==> flow/design.v <==
    localparam ADD     = 4'b0000;
    localparam SUB     = 4'b0001;
    localparam OR      = 4'b0010;
    localparam AND     = 4'b0011;
    localparam XOR     = 4'b0100;
    localparam NOT     = 4'b0101;
    localparam READ    = 4'b0110;
    localparam WRITE   = 4'b0111;
    localparam LOAD    = 4'b1000;
    localparam CMP     = 4'b1001;
    localparam SHIFT   = 4'b1010;
    localparam JMP     = 4'b1011;
    localparam JMPC    = 4'b1100;
    localparam SPECIAL = 4'b1101;
    localparam STACK   = 4'b1110;
    localparam MEM_NOP   = 2'b00;
    localparam MEM_READ  = 2'b01;
    localparam MEM_WRITE = 2'b10;
    localparam CMP_EQ_BIT       = 0;
    localparam CMP_RA_GT_RB_BIT = 1;
    localparam CMP_RB_GT_RA_BIT = 2;
    localparam CMP_RA_ZERO_BIT  = 3;
    localparam CMP_RB_ZERO_BIT  = 4;
    localparam CMP_CODE_EQ       = 3'b000;
    localparam CMP_CODE_RA_GT_RB = 3'b001;
    localparam CMP_CODE_RB_GT_RA = 3'b010;
    localparam CMP_CODE_RA_ZERO  = 3'b011;
    localparam CMP_CODE_RB_ZERO  = 3'b100;
    localparam FETCH         = 10'b0000000001;
    localparam DECODE        = 10'b0000000010;
    localparam REG_READ      = 10'b0000000100;
    localparam EXEC          = 10'b0000001000;
    localparam STORE         = 10'b0000010000;
    localparam REG_WRITE     = 10'b0000100000;
    localparam FETCH_IRQ_NUM = 10'b0001000000;
    localparam SAVE_PC       = 10'b0010000000;
    localparam ENTER_ISR     = 10'b0100000000;
    localparam DECREMENT_SP  = 10'b1000000000;
    localparam RAM_SIZE  = 16'h8000;
    localparam APP       = 16'h0064;
    localparam TIMER1_COUNT         = RAM_SIZE - 10;
    localparam TIMER_ENABLE         = RAM_SIZE - 9;
    localparam UART_1_RW            = RAM_SIZE - 2;
    localparam UART_1_RX_DATA_READY = RAM_SIZE - 1;
    localparam UART_1_TX_READY      = RAM_SIZE;
module alu(input wire I_clk,
    input wire I_reset,
    input wire I_enable,
    input wire[3:0] I_opcode,
    input wire I_opcode_mode,
    input wire[7:0] I_immediate,
    input wire[15:0] I_pc,
    input wire[15:0] I_rA,
    input wire[15:0] I_rB,
    input wire[2:0] I_compare_code,
    input wire I_irq_active,
    output reg[15:0] O_out,
    output reg O_write_rD,
    output reg O_write_pc,
    output reg O_irq_enable,
    output reg[1:0] O_memory_size,
    output reg[1:0] O_memory_mode);
     localparam ADD     = 4'b0000;
    localparam SUB     = 4'b0001;
    localparam OR      = 4'b0010;
    localparam AND     = 4'b0011;
    localparam XOR     = 4'b0100;
    localparam NOT     = 4'b0101;
    localparam READ    = 4'b0110;
    localparam WRITE   = 4'b0111;
    localparam LOAD    = 4'b1000;
    localparam CMP     = 4'b1001;
    localparam SHIFT   = 4'b1010;
    localparam JMP     = 4'b1011;
    localparam JMPC    = 4'b1100;
    localparam SPECIAL = 4'b1101;
    localparam STACK   = 4'b1110;
     localparam MEM_NOP   = 2'b00;
    localparam MEM_READ  = 2'b01;
    localparam MEM_WRITE = 2'b10;
     localparam CMP_EQ_BIT       = 0;
    localparam CMP_RA_GT_RB_BIT = 1;
    localparam CMP_RB_GT_RA_BIT = 2;
    localparam CMP_RA_ZERO_BIT  = 3;
    localparam CMP_RB_ZERO_BIT  = 4;
    localparam CMP_CODE_EQ       = 3'b000;
    localparam CMP_CODE_RA_GT_RB = 3'b001;
    localparam CMP_CODE_RB_GT_RA = 3'b010;
    localparam CMP_CODE_RA_ZERO  = 3'b011;
    localparam CMP_CODE_RB_ZERO  = 3'b100;
localparam OPCODE_MODE_SIGNED = 1'b0;
localparam OPCODE_MODE_UNSIGNED = 1'b1;
localparam OPCODE_MODE_HI = 1'b1;
localparam OPCODE_MODE_LO = 1'b0;
localparam OPCODE_MODE_IMMEDIATE = 1'b1;
reg irq_recover;
always @(posedge I_clk)
begin: ALU
    if (I_reset) begin
        O_irq_enable <= 0;
        irq_recover <= 0;
    end
    else begin
    if (I_enable == 1) begin
        if (I_opcode == ADD)
        begin
            if (I_opcode_mode == OPCODE_MODE_SIGNED)
            begin
                if (I_immediate[0] == 1) begin
                    O_out <= $signed(I_rA) + $signed({{12{I_immediate[4]}}, I_immediate[4:1]});
                end
                else begin
                    O_out <= $signed(I_rA) + $signed(I_rB);
                end
            end
            else begin
                if (I_immediate[0] == 1) begin
                    O_out <= $unsigned(I_rA) + $unsigned({12'b0, I_immediate[4:1]});
                end
                else begin
                    O_out <= $unsigned(I_rA) + $unsigned(I_rB);
                end
            end
            O_write_pc <= 0;
            O_write_rD <= 1;
            O_memory_mode <= MEM_NOP;
            O_memory_size <= 1;
        end
        else if (I_opcode == SUB)
        begin
            if (I_opcode_mode == OPCODE_MODE_SIGNED)
            begin
                if (I_immediate[0] == 1) begin
                    O_out <= $signed(I_rA) - $signed({{12{I_immediate[4]}}, I_immediate[4:1]});
                end
                else begin
                    O_out <= $signed(I_rA) - $signed(I_rB);
                end
            end
            else begin
                if (I_immediate[0] == 1) begin
                    O_out <= $unsigned(I_rA) - $signed({12'b0, I_immediate[4:1]});
                end
                else begin
                    O_out <= $unsigned(I_rA) - $unsigned(I_rB);
                end
            end
            O_write_pc <= 0;
            O_write_rD <= 1;
            O_memory_mode <= MEM_NOP;
            O_memory_size <= 1;
        end
        else if (I_opcode == OR)
        begin
            if (I_opcode_mode == OPCODE_MODE_IMMEDIATE) begin
                O_out <= I_rA | {11'b0, I_immediate[4:0]};
            end 
            else begin 
                O_out <= I_rA | I_rB;
            end
            O_write_pc <= 0;
            O_write_rD <= 1;
            O_memory_mode <= MEM_NOP;
            O_memory_size <= 1;
        end
        else if (I_opcode == AND)
        begin
            if (I_opcode_mode == OPCODE_MODE_IMMEDIATE) begin
                O_out <= I_rA & {11'b0, I_immediate[4:0]};
            end 
            else begin 
                O_out <= I_rA & I_rB;
            end
            O_write_pc <= 0;
            O_write_rD <= 1;
            O_memory_mode <= MEM_NOP;
            O_memory_size <= 1;
        end
        else if (I_opcode == XOR)
        begin
            if (I_opcode_mode == OPCODE_MODE_IMMEDIATE) begin
                O_out <= I_rA ^ {11'b0, I_immediate[4:0]};
            end 
            else begin 
                O_out <= I_rA ^ I_rB;
            end
            O_write_pc <= 0;
            O_write_rD <= 1;
            O_memory_mode <= MEM_NOP;
            O_memory_size <= 1;
        end
        else if (I_opcode == NOT)
        begin
            O_out <= ~I_rA;
            O_write_pc <= 0;
            O_write_rD <= 1;
            O_memory_mode <= MEM_NOP;
            O_memory_size <= 1;
        end
        else if (I_opcode == READ)
        begin
            O_out <= $signed(I_rA) + $signed({{11{I_immediate[4]}}, I_immediate[4:0]});
            O_write_pc <= 0;
            O_write_rD <= 1;
            O_memory_mode <= MEM_READ;
            O_memory_size <= I_opcode_mode == 1 ? 2 : 1;
        end
        else if (I_opcode == WRITE)
        begin
            O_out <= $signed(I_rA) + $signed({{11{I_immediate[4]}}, I_immediate[4:0]});
            O_write_pc <= 0;
            O_write_rD <= 0;
            O_memory_mode <= MEM_WRITE;
            O_memory_size <= I_opcode_mode == 1 ? 2 : 1;
        end
        else if (I_opcode == LOAD)
        begin
            if (I_opcode_mode == OPCODE_MODE_HI)
            begin
                O_out[15:8] <= I_immediate;
                O_out[7:0] <= 0;
            end
            else begin
                O_out[15:8] <= 0;
                O_out[7:0] <= I_immediate;
            end
            O_write_pc <= 0;
            O_write_rD <= 1;
            O_memory_mode <= MEM_NOP;
            O_memory_size <= 1;
        end
        else if (I_opcode == CMP)
        begin
            if (I_opcode_mode == OPCODE_MODE_SIGNED)
            begin
                O_out[CMP_RB_GT_RA_BIT] <= $signed(I_rA) < $signed(I_rB) ? 1 : 0;
                O_out[CMP_RA_GT_RB_BIT] <= $signed(I_rA) > $signed(I_rB) ? 1 : 0;
                O_out[CMP_EQ_BIT]       <= $signed(I_rA) == $signed(I_rB) ? 1 : 0;
                O_out[CMP_RA_ZERO_BIT]  <= $signed(I_rA) == 0 ? 1 : 0;
                O_out[CMP_RB_ZERO_BIT]  <= $signed(I_rB) == 0 ? 1 : 0;
            end
            else
            begin
                O_out[CMP_RB_GT_RA_BIT] <= $unsigned(I_rA) < $unsigned(I_rB) ? 1 : 0;
                O_out[CMP_RA_GT_RB_BIT] <= $unsigned(I_rA) > $unsigned(I_rB) ? 1 : 0;
                O_out[CMP_EQ_BIT]       <= $unsigned(I_rA) == $unsigned(I_rB) ? 1 : 0;
                O_out[CMP_RA_ZERO_BIT]  <= $unsigned(I_rA) == 0 ? 1 : 0;
                O_out[CMP_RB_ZERO_BIT]  <= $unsigned(I_rB) == 0 ? 1 : 0;
            end
            O_out[15:5] <= 0;
            O_write_pc <= 0;
            O_write_rD <= 1;
            O_memory_mode <= MEM_NOP;
            O_memory_size <= 1;
        end
        else if (I_opcode == SHIFT)
        begin
            if (I_opcode_mode == 1) begin
                O_out <= I_rA >> $unsigned(I_immediate);
            end
            else begin
                O_out <= I_rA << $unsigned(I_immediate);
            end
            O_write_pc <= 0;
            O_write_rD <= 1;
            O_memory_mode <= MEM_NOP;
            O_memory_size <= 1;
        end
        else if (I_opcode == JMP)
        begin
            if (I_opcode_mode == 0) begin
                O_out <= $signed(I_pc) + $signed({{8{I_immediate[7]}}, I_immediate});
            end
            else begin
                O_out <= I_rA;
            end
            O_write_pc <= 1;
            O_write_rD <= 0;
            O_memory_mode <= MEM_NOP;
            O_memory_size <= 1;
        end
        else if (I_opcode == JMPC)
        begin
            if (I_opcode_mode == 1) begin
                O_out <= $signed(I_pc) + $signed({{8{I_immediate[4]}}, I_immediate});
            end
            else begin
                O_out <= I_rB;
            end
            O_memory_mode <= MEM_NOP;
            O_memory_size <= 1;
            O_write_rD <= 0;
            if (I_compare_code == CMP_CODE_EQ)
            begin
                O_write_pc <= I_rA[CMP_EQ_BIT] == 1 ? 1 : 0;
            end
            else if(I_compare_code == CMP_CODE_RA_GT_RB)
            begin
                O_write_pc <= I_rA[CMP_RA_GT_RB_BIT] == 1 ? 1 : 0;
            end
            else if(I_compare_code == CMP_CODE_RB_GT_RA)
            begin
                O_write_pc <= I_rA[CMP_RB_GT_RA_BIT] == 1 ? 1 : 0;
            end
            else if(I_compare_code == CMP_CODE_RA_ZERO)
            begin
                O_write_pc <= I_rA[CMP_RA_ZERO_BIT] == 1 ? 1 : 0;
            end
            else if(I_compare_code == CMP_CODE_RB_ZERO)
            begin
                O_write_pc <= I_rA[CMP_RB_ZERO_BIT] == 1 ? 1 : 0;
            end
        end
        else if(I_opcode == SPECIAL)
        begin
            if (I_immediate[2:0] == 3'b000) begin 
                O_out <= I_pc;
                O_memory_mode <= MEM_NOP;
                O_write_rD <= 1;
                O_write_pc <= 0;
                O_memory_size <= 1;
            end
            else if (I_immediate[2:0] == 3'b001) begin 
                O_out <= I_pc;
                O_memory_mode <= MEM_NOP;
                O_write_rD <= 0;
                O_write_pc <= 0;
                O_memory_size <= 1;
                O_irq_enable <= 1;
                irq_recover <= 1;
            end
            else if (I_immediate[2:0] == 3'b010) begin 
                O_out <= I_pc;
                O_memory_mode <= MEM_NOP;
                O_write_rD <= 0;
                O_write_pc <= 0;
                O_memory_size <= 1;
                O_irq_enable <= 0;
                irq_recover <= 0;
            end
            else if (I_immediate[2:0] == 3'b100) begin 
                O_out <= $signed(I_rA) + 2;
                O_memory_mode <= MEM_READ;
                O_write_rD <= 0;
                O_write_pc <= 1;
                O_memory_size <= 2;
                O_irq_enable <= irq_recover;
            end
        end
        else if(I_opcode == STACK)
        begin
            if (I_opcode_mode == 0) begin
                O_out <= $signed(I_rA) - 2;
                O_memory_mode <= MEM_WRITE;
                O_write_rD <= 1;
                O_write_pc <= 0;
                O_memory_size <= 2;
            end 
            else if (I_opcode_mode == 1) begin
                O_out <= $signed(I_rA) + 2;
                O_memory_mode <= MEM_READ;
                O_write_rD <= 1;
                O_write_pc <= 0;
                O_memory_size <= 2;
            end
        end
    end
    if (I_irq_active) begin
        O_irq_enable <= 0;
    end
    end
end
endmodule
module ctrl_unit(input wire I_clk, 
    input wire I_reset,
    /*verilator lint_off UNUSED*/
    input wire[15:0] I_instruction,
    input wire I_mem_ready,
    input wire I_data_ready,
    input wire I_irq_enabled,
    input wire I_irq_active,
    output reg O_irq_ack,
    output reg[9:0] O_state,
    output reg O_execute,
    output reg O_push_pc);
     localparam ADD     = 4'b0000;
    localparam SUB     = 4'b0001;
    localparam OR      = 4'b0010;
    localparam AND     = 4'b0011;
    localparam XOR     = 4'b0100;
    localparam NOT     = 4'b0101;
    localparam READ    = 4'b0110;
    localparam WRITE   = 4'b0111;
    localparam LOAD    = 4'b1000;
    localparam CMP     = 4'b1001;
    localparam SHIFT   = 4'b1010;
    localparam JMP     = 4'b1011;
    localparam JMPC    = 4'b1100;
    localparam SPECIAL = 4'b1101;
    localparam STACK   = 4'b1110;
     localparam FETCH         = 10'b0000000001;
    localparam DECODE        = 10'b0000000010;
    localparam REG_READ      = 10'b0000000100;
    localparam EXEC          = 10'b0000001000;
    localparam STORE         = 10'b0000010000;
    localparam REG_WRITE     = 10'b0000100000;
    localparam FETCH_IRQ_NUM = 10'b0001000000;
    localparam SAVE_PC       = 10'b0010000000;
    localparam ENTER_ISR     = 10'b0100000000;
    localparam DECREMENT_SP  = 10'b1000000000;
reg mem_wait, wait_irq_number, irq_save_pc;
reg[15:0] instr;
always @(posedge I_clk)
begin: CTRL_UNIT
    if (I_reset == 1) 
    begin
        mem_wait <= 0;
        O_state <= 1;
        O_execute <= 0;
        O_irq_ack <= 0;
        O_push_pc <= 0;
        wait_irq_number <= 0;
        irq_save_pc <= 0;
    end
    else if (O_state == FETCH)
    begin
        if (I_mem_ready == 1 && mem_wait == 0)
        begin
            O_execute <= 1;
            mem_wait <= 1;
        end
        else if (mem_wait == 1)
        begin
            O_execute <= 0;
            if (I_data_ready == 1)
            begin
                mem_wait <= 0;
                O_state <= DECODE;
            end
        end
    end
    else if (O_state == DECODE)
    begin
        O_state <= REG_READ;
        instr <= I_instruction;
    end
    else if (O_state == REG_READ)
    begin
        O_state <= EXEC;
    end
    else if (O_state == EXEC)
    begin
        if (instr[15:12] == WRITE || instr[15:12] == READ || (instr[15:12] == SPECIAL && instr[2:0] == 3'b100) || instr[15:12] == STACK)
        begin
            if (I_mem_ready == 1 && mem_wait == 0)
            begin
                O_execute <= 1;
                mem_wait <= 1;
            end
            O_state <= STORE; 
        end
        else 
        begin
            O_state <= REG_WRITE;
        end
    end
    else if (O_state == STORE)
    begin
        if (I_mem_ready == 1 && mem_wait == 0)
        begin
            O_execute <= 1;
            mem_wait <= 1;
        end
        else if (mem_wait == 1)
        begin
            O_execute <= 0;
            if (((instr[15:12] == WRITE || (instr[15:12] == STACK && instr[8] == 0)) && I_mem_ready == 1) 
                || ((instr[15:12] == READ || (instr[15:12] == SPECIAL && instr[2:0] == 3'b100) || (instr[15:12] == STACK && instr[8])) && I_data_ready == 1))
            begin
                mem_wait <= 0;
                O_state <= REG_WRITE;
            end
        end
    end
    else if (O_state == REG_WRITE)
    begin
        if ((instr[15:12] == STACK && instr[8]) || (instr[15:12] == SPECIAL && instr[2:0] == 3'b100)) begin
            O_state <= DECREMENT_SP;
        end
        else begin
if (I_irq_enabled && I_irq_active && irq_save_pc == 0) begin
                O_irq_ack <= 1;
                O_state <= FETCH_IRQ_NUM;
            end
            else if (irq_save_pc == 1) begin
                irq_save_pc <= 0;
                O_push_pc <= 0;
                O_state <= ENTER_ISR;
            end
            else begin
                O_state <= FETCH;
            end
        end
    end
    else if (O_state == FETCH_IRQ_NUM) begin
        O_irq_ack <= 0;
        if (wait_irq_number == 1) begin
            O_state <= SAVE_PC;
            wait_irq_number <= 0;
        end
        else begin
            wait_irq_number <= 1;
        end
    end
    else if (O_state == SAVE_PC) begin
        irq_save_pc <= 1;
        O_push_pc <= 1;
        O_irq_ack <= 0;
        O_state <= DECODE;
    end
    else if (O_state == ENTER_ISR) begin
        O_state <= FETCH;
    end
    else if (O_state == DECREMENT_SP) begin
        if (I_irq_enabled && I_irq_active && irq_save_pc == 0) begin
            O_irq_ack <= 1;
            O_state <= FETCH_IRQ_NUM;
        end
        else if (irq_save_pc == 1) begin
            irq_save_pc <= 0;
            O_push_pc <= 0;
            O_state <= ENTER_ISR;
        end
        else begin
            O_state <= FETCH;
        end
    end
end
endmodule
module decoder(input wire I_clk,
    input wire I_reset, 
    input wire I_enable,
    input wire[15:0] I_instruction,
    output reg [3:0] O_opcode,
    output reg[2:0] O_rD_select,
    output reg[1:0] O_rD_write_pos,
    output reg[2:0] O_rA_select,
    output reg[2:0] O_rB_select,
    output reg[7:0] O_immediate,
    output reg O_mode);
     localparam ADD     = 4'b0000;
    localparam SUB     = 4'b0001;
    localparam OR      = 4'b0010;
    localparam AND     = 4'b0011;
    localparam XOR     = 4'b0100;
    localparam NOT     = 4'b0101;
    localparam READ    = 4'b0110;
    localparam WRITE   = 4'b0111;
    localparam LOAD    = 4'b1000;
    localparam CMP     = 4'b1001;
    localparam SHIFT   = 4'b1010;
    localparam JMP     = 4'b1011;
    localparam JMPC    = 4'b1100;
    localparam SPECIAL = 4'b1101;
    localparam STACK   = 4'b1110;
always @(posedge I_clk)
begin: decoder
    if (I_enable == 1 && I_reset == 0)
    begin
        O_opcode    <= I_instruction[15:12];
        O_rD_select <= I_instruction[11:9];
        O_rA_select <= I_instruction[7:5];
        O_rB_select <= I_instruction[4:2];
        O_mode      <= I_instruction[8];
        if (I_instruction[15:12] == WRITE)
        begin
            O_immediate <= {{3{I_instruction[11]}}, I_instruction[11:9], I_instruction[1:0]}; 
            O_rD_write_pos <= 0;
        end
        else if(I_instruction[15:12] == LOAD || I_instruction[15:12] == JMP)
        begin
            O_immediate <= I_instruction[7:0];
            if (I_instruction[8] == 0) begin
                O_rD_write_pos <= 1;
            end
            else begin
                O_rD_write_pos <= 2;
            end
        end
        else begin
            O_immediate <= {{3{I_instruction[4]}}, I_instruction[4:0]};
            O_rD_write_pos <= 0;
        end
    end
end
endmodule
module mem_ctrl(input wire I_clk,
    input wire I_reset, 
    input wire I_exec,
    input wire I_write,
    input wire[1:0] I_size,
    input wire[15:0] I_addr, 
    input wire[15:0] I_data,
    input wire MEM_ready,
    input wire[15:0] MEM_data_in,
    input wire MEM_data_ready,
    output reg[15:0] O_data, 
    output reg O_data_ready,
    output reg O_ready,
    output reg MEM_exec,
    output reg MEM_write,
    output reg[15:0] MEM_addr,
    output reg[1:0] MEM_size,
    output reg[15:0] MEM_data_out);
reg[1:0] state;
always @(*)
begin
    MEM_addr = I_addr;
    MEM_write = I_write;
    MEM_size = I_size;
    MEM_data_out = I_data;
    O_data = MEM_data_in;
    if (state == 0)
    begin
        O_ready = MEM_ready && !I_exec;
    end
    else
    begin
        O_ready = 0;
    end
end
always @(posedge I_clk)
begin: MEM_CTRL
    if (I_reset == 1) begin
        state <= 0;
        MEM_exec <= 0;
        O_data_ready <= 0;
    end
    else begin
        if (state == 0 && I_exec == 1 && MEM_ready == 1) 
        begin
            O_data_ready <= 0;
            MEM_exec <= 1;
            if (I_write == 1) 
            begin
                state <= 2;
            end
            else
            begin
                state <= 1;
            end
        end
        else if (state == 1)
        begin
            MEM_exec <= 0;
            if (MEM_data_ready == 1)
            begin
                O_data_ready <= 1;
                state <= 2;  
            end
        end
        else if (state == 2)
        begin
            MEM_exec <= 0;
            O_data_ready <= 0;
            if (MEM_ready == 1)
            begin
                state <= 0;
            end
        end
    end
end
endmodule
module pc(input wire I_clk,
    input wire I_reset,
    input wire I_enable,
    input wire[15:0] I_in,
    input wire I_write,
    output reg[15:0] O_out);
always @(posedge I_clk)
begin: PC
    if (I_reset == 1) begin
        O_out <= 0;
    end
    else if (I_enable == 1)
    begin
        if (I_write == 1)
        begin
            O_out <= I_in;
        end
        else begin
            O_out <= O_out + 2;
        end
    end
end
endmodule
module register(input wire I_clk,
    input wire I_reset, 
    input wire I_enable,
    input wire[2:0] I_rD_select,
    input wire[2:0] I_rA_select,
    input wire[2:0] I_rB_select,
    input wire[15:0] I_rD_in,
    input wire I_rD_write,
    input wire[1:0] I_rD_write_pos,
    output reg[15:0] O_rA_out,
    output reg[15:0] O_rB_out);
reg[15:0] registers[0:7];
integer i;
always @(posedge I_clk)
begin: register
    if (I_reset) begin
        for (i=0; i < 8; i=i+1) begin
            registers[i] <= 0;
        end
    end
    else if (I_enable == 1)
    begin
        O_rA_out <= registers[I_rA_select];
        O_rB_out <= registers[I_rB_select];
        if (I_rD_write == 1)
        begin
            if (I_rD_write_pos == 0) begin
                registers[I_rD_select] <= I_rD_in;
            end
            else if (I_rD_write_pos == 1) begin
                registers[I_rD_select][7:0] <= I_rD_in[7:0];
            end
            else if(I_rD_write_pos == 2) begin
                registers[I_rD_select][15:8] <= I_rD_in[15:8];
            end
        end
    end
end
endmodule
module core(input wire I_clk, 
    input wire I_reset,
    input wire I_irq_active,
    input wire MEM_ready,
    input wire[15:0] MEM_data_in, 
    input wire MEM_data_ready,
    output reg O_irq_ack,
    output reg MEM_exec, 
    output reg MEM_write,
    output reg[1:0] MEM_size, 
    output reg[15:0] MEM_addr, 
    output reg[15:0] MEM_data_out);
     localparam ADD     = 4'b0000;
    localparam SUB     = 4'b0001;
    localparam OR      = 4'b0010;
    localparam AND     = 4'b0011;
    localparam XOR     = 4'b0100;
    localparam NOT     = 4'b0101;
    localparam READ    = 4'b0110;
    localparam WRITE   = 4'b0111;
    localparam LOAD    = 4'b1000;
    localparam CMP     = 4'b1001;
    localparam SHIFT   = 4'b1010;
    localparam JMP     = 4'b1011;
    localparam JMPC    = 4'b1100;
    localparam SPECIAL = 4'b1101;
    localparam STACK   = 4'b1110;
     localparam FETCH         = 10'b0000000001;
    localparam DECODE        = 10'b0000000010;
    localparam REG_READ      = 10'b0000000100;
    localparam EXEC          = 10'b0000001000;
    localparam STORE         = 10'b0000010000;
    localparam REG_WRITE     = 10'b0000100000;
    localparam FETCH_IRQ_NUM = 10'b0001000000;
    localparam SAVE_PC       = 10'b0010000000;
    localparam ENTER_ISR     = 10'b0100000000;
    localparam DECREMENT_SP  = 10'b1000000000;
     localparam MEM_NOP   = 2'b00;
    localparam MEM_READ  = 2'b01;
    localparam MEM_WRITE = 2'b10;
    localparam RAM_SIZE  = 16'h8000;
    localparam APP       = 16'h0064;
    localparam TIMER1_COUNT         = RAM_SIZE - 10;
    localparam TIMER_ENABLE         = RAM_SIZE - 9;
    localparam UART_1_RW            = RAM_SIZE - 2;
    localparam UART_1_RX_DATA_READY = RAM_SIZE - 1;
    localparam UART_1_TX_READY      = RAM_SIZE;
localparam PUSH_PC_INSTRUCTION = {STACK, 4'b1110, {3{1'b1}}, 5'b00001};
reg alu_enable, decoder_enable, register_enable, pc_enable, mem_enable;
wire push_pc;
reg write_rD, pc_write, mem_write;
wire alu_pc_write, mem_ready, mem_execute, mem_data_ready, alu_write_rD, mode, irq_ack, alu_irq_enable;
wire[1:0] rD_write_pos;
reg[1:0] memory_mode, memory_size, alu_memory_size;
reg[2:0] reg_rD_select, rD_select, rA_select, rB_select;
reg[3:0] opcode;
reg[7:0] immediate;
reg[15:0] irq_number, pc_out, pc_in, rA_out, rB_out, alu_out, register_in, instruction, mem_addr, mem_data_in, mem_data_out;
/*verilator lint_off UNUSED*/
reg[9:0] state;
reg read_irq_number;
reg[15:0] instruction_q;
alu alu(.I_clk(I_clk),
    .I_reset(I_reset), 
    .I_enable(alu_enable),
    .I_opcode(opcode),
    .I_opcode_mode(mode),
    .I_immediate(immediate),
    .I_pc(pc_out),
    .I_rA(rA_out),
    .I_rB(rB_out),
    .I_compare_code(rD_select),
    .I_irq_active(irq_ack),
    .O_memory_mode(memory_mode),
    .O_memory_size(alu_memory_size),
    .O_out(alu_out),
    .O_write_rD(alu_write_rD),
    .O_write_pc(alu_pc_write),
    .O_irq_enable(alu_irq_enable));
ctrl_unit ctrl_unit(.I_clk(I_clk),
    .I_reset(I_reset),
    .I_irq_active(I_irq_active),
    .I_irq_enabled(alu_irq_enable), 
    .I_instruction(instruction),
    .I_mem_ready(mem_ready),
    .I_data_ready(mem_data_ready),
    .O_irq_ack(irq_ack),
    .O_state(state),
    .O_execute(mem_execute),
    .O_push_pc(push_pc));
decoder decoder(.I_clk(I_clk), 
    .I_reset(I_reset), 
    .I_enable(decoder_enable),
    .I_instruction(instruction),
    .O_opcode(opcode),
    .O_rD_select(rD_select),
    .O_rD_write_pos(rD_write_pos),
    .O_rA_select(rA_select),
    .O_rB_select(rB_select),
    .O_immediate(immediate),
    .O_mode(mode));
mem_ctrl mem_ctrl(.I_clk(I_clk), 
    .I_reset(I_reset), 
    .I_exec(mem_execute),
    .I_write(mem_write),
    .I_size(memory_size),
    .I_addr(mem_addr),
    .I_data(mem_data_in),
    .O_data(mem_data_out),
    .O_data_ready(mem_data_ready),
    .O_ready(mem_ready),
    .MEM_ready(MEM_ready),
    .MEM_exec(MEM_exec),
    .MEM_write(MEM_write),
    .MEM_size(MEM_size),
    .MEM_addr(MEM_addr),
    .MEM_data_out(MEM_data_out),
    .MEM_data_in(MEM_data_in),
    .MEM_data_ready(MEM_data_ready));
register register(.I_clk(I_clk), 
    .I_reset(I_reset), 
    .I_enable(register_enable),
    .I_rD_write(write_rD),
    .I_rD_select(reg_rD_select),
    .I_rD_write_pos(rD_write_pos),
    .I_rA_select(rA_select),
    .I_rB_select(rB_select),
    .O_rA_out(rA_out),
    .O_rB_out(rB_out),
    .I_rD_in(register_in));
pc pc(.I_clk(I_clk),
    .I_reset(I_reset), 
    .I_in(pc_in),
    .I_enable(pc_enable),
    .I_write(pc_write),
    .O_out(pc_out));
always @(posedge I_clk)
begin: INSTRUCTION_HOLD
    if (state == DECODE) begin
        instruction_q <= instruction;
    end
end
always @(posedge I_clk)
begin: IRQ_READ_NUMBER
    if (I_reset == 1) begin
        read_irq_number <= 0;
    end
    else if (irq_ack == 1) begin
        read_irq_number <= 1;
    end
    if (read_irq_number == 1) begin
        irq_number <= MEM_data_in;
        read_irq_number <= 0;
    end
end
always @(*)
begin
    begin
        if (state == DECODE) begin
            instruction = push_pc ? PUSH_PC_INSTRUCTION : MEM_data_in; 
        end
        else begin
            instruction = instruction_q;
        end
        decoder_enable = state == DECODE;
        register_enable = (state == REG_READ) || (state == REG_WRITE) || (state == DECREMENT_SP);
        alu_enable = state == EXEC;
        mem_enable = (state == STORE) || (state == SAVE_PC);
        pc_enable = (state == REG_WRITE) || (state == ENTER_ISR);
        mem_data_in = (opcode == STACK && instruction[0] == 1) ? pc_out : rB_out;
        write_rD = ((state == REG_WRITE) && alu_write_rD) || (state == DECREMENT_SP);
        memory_size = (state == FETCH) ? 2 : alu_memory_size;
        O_irq_ack = irq_ack;
        if (state != FETCH && ((opcode == SPECIAL && instruction[2:0] == 3'b100) || (opcode == STACK && instruction[8] == 1))) begin
            mem_addr = rA_out;
        end
        else begin
            mem_addr = mem_enable ? alu_out : pc_out;
        end
        if (state == DECREMENT_SP) begin
            reg_rD_select = rA_select;
        end
        else begin
            reg_rD_select = rD_select;
        end
        if (state == ENTER_ISR) begin
            pc_in = APP + irq_number * 2;
            pc_write = 1;
        end
        else if (instruction[15:12] == SPECIAL && instruction[2:0] == 3'b100) begin
            pc_in = mem_data_out;
            pc_write = 1;
        end
        else begin
            pc_in = alu_out;
            pc_write = alu_pc_write;
        end
        if (memory_mode == MEM_READ && state != DECREMENT_SP) begin
            register_in = mem_data_out;
        end
        else begin
            register_in = alu_out;
        end
        if (mem_enable && memory_mode == MEM_WRITE)
        begin
            mem_write = 1;
        end
        else begin
            mem_write = 0;
        end
    end
end
endmodule
* From RTL to reports: core *
The steps from the RTL of core to its reports follow in flow order.
Line numbers count from 1 in the design file above.
The mark -- stands for no value.

inputs
  design top = core
  clock input = I_clk
  cell library = sky130hd
  timing corner = tt_025C_1v80

* Word-level counts *
Yosys after proc, flatten, opt, wreduce and memory -nomap, before mapping. Memory bits, and registers merged into a memory's read port (data or address), are not among the register bits. Print and check cells are not counted.
Memory sizes are those after Yosys's memory passes, which may raise the word count (mostly to a power of two), join words into wider ones and drop unused or constant bits.

storage and ports
  bits in registers = 132
  memory bits (writable) = 128
  memories = 1
  input port bits = 21
  output and inout port bits = 37
  elaborated cells = 673

memories
  name                words  width  RTL line  text
  register.registers  8      16     708       reg[15:0] registers[0:7];

operators by class
  add/sub/neg operators = 15
  magnitude comparators = 4
  eq/ne operators = 70
  shift-type cells = 2
  muxes and demuxes = 436
  bitwise logic cells = 34
  reduce/logical cells = 75

operator list
  kind                                                               count
  16-bit 2-to-1 mux                                                  24
  8-bit 2-to-1 mux                                                   37
  1-bit 2-to-1 mux                                                   285
  10-bit 2-to-1 mux                                                  19
  3-bit 2-to-1 mux                                                   34
  2-bit 2-to-1 mux                                                   35
  32-bit zero test                                                   2
  4-bit equality test with constant B                                12
  17-bit AND reduction                                               2
  16-bit adder                                                       2
  16-bit subtractor                                                  2
  16-bit greater-than comparator                                     2
  16-bit < comparator                                                2
  16-bit equality test                                               2
  16-bit by 4-bit adder with 16-bit output                           2
  16-bit by 4-bit subtractor with 16-bit output                      2
  16-bit zero test                                                   2
  4-bit by 3-bit equality test with 1-bit output with constant B     7
  1-bit inverter                                                     25
  1-bit logical AND                                                  20
  18-bit by 5-bit inequality test with 1-bit output with constant B  1
  18-bit by 6-bit inequality test with 1-bit output with constant B  1
  16-bit bitwise AND                                                 1
  16-bit bitwise OR                                                  1
  16-bit XOR                                                         1
  16-bit by 2-bit adder with 16-bit output with constant B           1
  16-bit by 3-bit adder with 16-bit output with constant B           1
  16-bit by 3-bit subtractor with 16-bit output with constant B      1

Not listed: further kinds 62, cells in them 110.

* Longest topological paths *
Yosys ltp: most cells in a row. Word level: on the elaborated netlist, between registers, memories and ports. Mapped: between sequential cells and ports; inverters and the memories' decode and read muxes count.

logic depth
  word-level depth = 19
  ABC_AREA = 0
  depth in mapped cells = 14
  depth with buffers taken out = 13

* Netlist *
Source: synth_stat.txt of the flow (Yosys; design flattened, memories mapped). It holds for the ABC_AREA given above (unset counts as 0); a run with the other value may have another netlist.

cells by type
  cell                       count  total area (sq um)
  sky130_fd_sc_hd__edfxtp_1  241    7.24E+03
  sky130_fd_sc_hd__mux4_2    84     1.89E+03
  sky130_fd_sc_hd__ha_1      113    1.41E+03
  sky130_fd_sc_hd__nor2_1    325    1219.92
  sky130_fd_sc_hd__a21oi_1   190    950.912
  sky130_fd_sc_hd__nand2_1   248    930.893
  sky130_fd_sc_hd__dfxtp_1   45     900.864
  sky130_fd_sc_hd__xnor2_1   101    884.598
  sky130_fd_sc_hd__o21ai_0   173    865.83
  sky130_fd_sc_hd__mux2i_1   73     730.701
  sky130_fd_sc_hd__mux2_2    46     517.997
  sky130_fd_sc_hd__clkbuf_1  109    409.142
  sky130_fd_sc_hd__inv_1     102    382.867
  sky130_fd_sc_hd__nor3_1    76     380.365
  sky130_fd_sc_hd__a211oi_1  49     367.853
  sky130_fd_sc_hd__nand3_1   63     315.302
  sky130_fd_sc_hd__nand2b_1  37     231.472
  sky130_fd_sc_hd__a31oi_1   35     218.96

Not listed: further types 71, cells in them 587.

synthesis totals
  cells in the netlist = 2697
  chip area (Yosys) = 24248.3 sq um
  sequential area = 8137.8 sq um
  flip-flops = 286

The figures by module come from a second, unflattened synthesis with its own total; it is not the netlist above.

second synthesis, totals
  cell total of the unflattened synthesis = 2833
  area total of the unflattened synthesis = 26540.5 sq um

Rows give one instance, submodules left out.

modules
  module     instances  cells  area (sq um)
  alu        1          1635   11583.6
  register   1          477    7993.9
  core       1          299    2977.9
  ctrl_unit  1          172    1524.0
  pc         1          126    1002.2
  decoder    1          50     870.8
  mem_ctrl   1          74     588.1

* Timing after synthesis *
Path of least setup slack by OpenSTA after synthesis, without wires, with an ideal clock, recovery checks aside; 20% of the period is set as input and as output delay. Where synthesis merged equal registers, the netlist keeps one of their names.

path post-synthesis
  path kind = in2out
  start point = input port MEM_data_in[1]
  end point = output port MEM_addr[5]
  clock period = 7.0 ns
  input delay = 1.400 ns
  output delay = 1.400 ns
  launch time at the first pin = 1.400 ns
  arrival = 2.817 ns
  path slack = 2.783 ns
  path delay = 1.417 ns
  driving pins on the path = 7
  synthesis period reached = 4.217 ns

"path delay" is the arrival time less input delay plus setup time.
At an output port there is no setup time.
"driving pins on the path": output pins that drive a net of the path, with the launching flip-flop's if there is one; two outputs of one cell count as two.
"synthesis period reached" is the clock period less the worst setup slack; recovery checks do not enter. This is arithmetic on one report: input and output delays are still those of the set period (20% each).
Between the ends stands the longest chain of elaborated cells between them, by number of cells; it is not shown to be the way that was timed. Of several equally long chains one is given.
Each line given opens the expression or statement behind the cell; cells for indexed reads and writes are added by Yosys, which also makes memories of some case tables.

between the ends, post-synthesis
  cell sequence = sky130_fd_sc_hd__a22o_1 -> sky130_fd_sc_hd__nor3_1 -> sky130_fd_sc_hd__a22oi_1 -> sky130_fd_sc_hd__nor3_1 -> sky130_fd_sc_hd__clkbuf_1 -> sky130_fd_sc_hd__nand2_1 -> sky130_fd_sc_hd__o21ai_0
  cells in the longest elaborated chain = 7
  elaborated cells on any way between the ends = 7

ends and longest elaborated chain, post-synthesis
  item                 RTL line  text
  start, declared      740       input wire[15:0] MEM_data_in,
  16-bit 2-to-1 mux    895       instruction = push_pc ? PUSH_PC_INSTRUCTION : MEM_data_in;
  16-bit 2-to-1 mux    894       if (state == DECODE) begin
  3-bit equality test  909       if (state != FETCH && ((opcode == SPECIAL && instruction[2:0] == 3'b100) || (opcode == STACK && instruction[8] ...
  1-bit logical AND    909
  1-bit logical OR     909
  1-bit logical AND    909
  16-bit 2-to-1 mux    909
  end, declared        746       output reg[15:0] MEM_addr,

* Worst path after layout *
From the final timing report of stored run 1: the path of least setup slack in the routed layout; clock arrival at registers is part of the times.

path post-layout
  path kind = in2out
  start point = input port MEM_data_in[1]
  end point = output port MEM_addr[13]
  clock period = 8.12 ns
  input delay = 1.62 ns
  output delay = 1.62 ns
  launch time at the first pin = 1.62 ns
  arrival = 4.35 ns
  path slack = 2.14 ns
  driving pins on the path = 9

Between the ends stands the longest chain of elaborated cells between them, by number of cells; it is not shown to be the way that was timed. Of several equally long chains one is given.

between the ends, post-layout
  cell sequence = sky130_fd_sc_hd__clkdlybuf4s50_1 -> sky130_fd_sc_hd__a22o_1 -> sky130_fd_sc_hd__nor3_1 -> sky130_fd_sc_hd__a22oi_1 -> sky130_fd_sc_hd__nor3_2 -> sky130_fd_sc_hd__buf_4 -> sky130_fd_sc_hd__nand2_1 -> sky130_fd_sc_hd__o21ai_0 -> sky130_fd_sc_hd__clkdlybuf4s50_1
  cells in the longest elaborated chain = 7
  elaborated cells on any way between the ends = 7

ends and longest elaborated chain, post-layout
  item                 RTL line  text
  start, declared      740       input wire[15:0] MEM_data_in,
  16-bit 2-to-1 mux    895       instruction = push_pc ? PUSH_PC_INSTRUCTION : MEM_data_in;
  16-bit 2-to-1 mux    894       if (state == DECODE) begin
  3-bit equality test  909       if (state != FETCH && ((opcode == SPECIAL && instruction[2:0] == 3'b100) || (opcode == STACK && instruction[8] ...
  1-bit logical AND    909
  1-bit logical OR     909
  1-bit logical AND    909
  16-bit 2-to-1 mux    909
  end, declared        746       output reg[15:0] MEM_addr,

Some nets on the timed path still bear RTL names; the line given drives or declares the net.

named nets, post-layout
  signal                      RTL line
  ctrl_unit.I_instruction[1]  894

Flow measurements of core on sky130hd: 4 stored runs with different settings, listed in no order. Input and output delays are each 20% of the period that was set; the output load is 0.01 pF.
"period achieved" is the run's clock period less its worst setup slack. It is reckoned from that one timing run; input and output delays stay at 20% of the period that was set.
"time on the worst setup path" = time allowed to the worst setup path (clock period - input delay - output delay, where it has them) - its slack; a late launch clock adds to it, a late capture clock takes from it.
By "power" is meant OpenSTA's value without simulated activity: inputs other than the clock are taken to toggle once in ten clock periods, and the tool carries that through the logic.
A setting shown as - is not set for that run.
Among the results, - means that no value is shown for the run.

setting or result                      stored run 1  stored run 2  stored run 3  stored run 4
CELL_PAD_IN_SITES_DETAIL_PLACEMENT     1             -             0             -
CORE_ASPECT_RATIO                      0.68          -             0.68          -
period_ns                              8.12          4.24          9.13          5.48
CAP_MARGIN                             20            20            20            20
CORE_MARGIN                            2             2             2             2
CORE_UTILIZATION                       40            48            16            40
SLEW_MARGIN                            20            20            35            20
GPL_ROUTABILITY_DRIVEN                 -             1             0             -
GPL_TIMING_DRIVEN                      -             0             -             -
MIN_ROUTING_LAYER                      -             met2          -             -
PLACE_DENSITY_LB_ADDON                 -             0.07          -             -
ABC_AREA                               -             -             1             -
HOLD_SLACK_MARGIN                      -             -             0.25          -
SETUP_SLACK_MARGIN                     -             -             -             1.25
chip area in the Yosys report (sq um)  24248.3       -             24646.1       24248.3
overall die area (sq um)               62642.1       -             157253.0      62605.0
utilization after routing              0.439         -             0.186         0.449
worst setup slack after layout (ns)    2.143         -             2.501         1.168
final setup TNS (ns)                   0.000         -             0.000         0.000
power (W)                              0.002985      -             0.002803      0.004814
period achieved (ns)                   5.977         -             6.629         4.312
time on the worst setup path (ns)      2.73          -             2.98          3.22
worst setup path type                  in2out        -             in2out        reg2out

Stored run 2: stopped before the end: routing reported GRT-0116
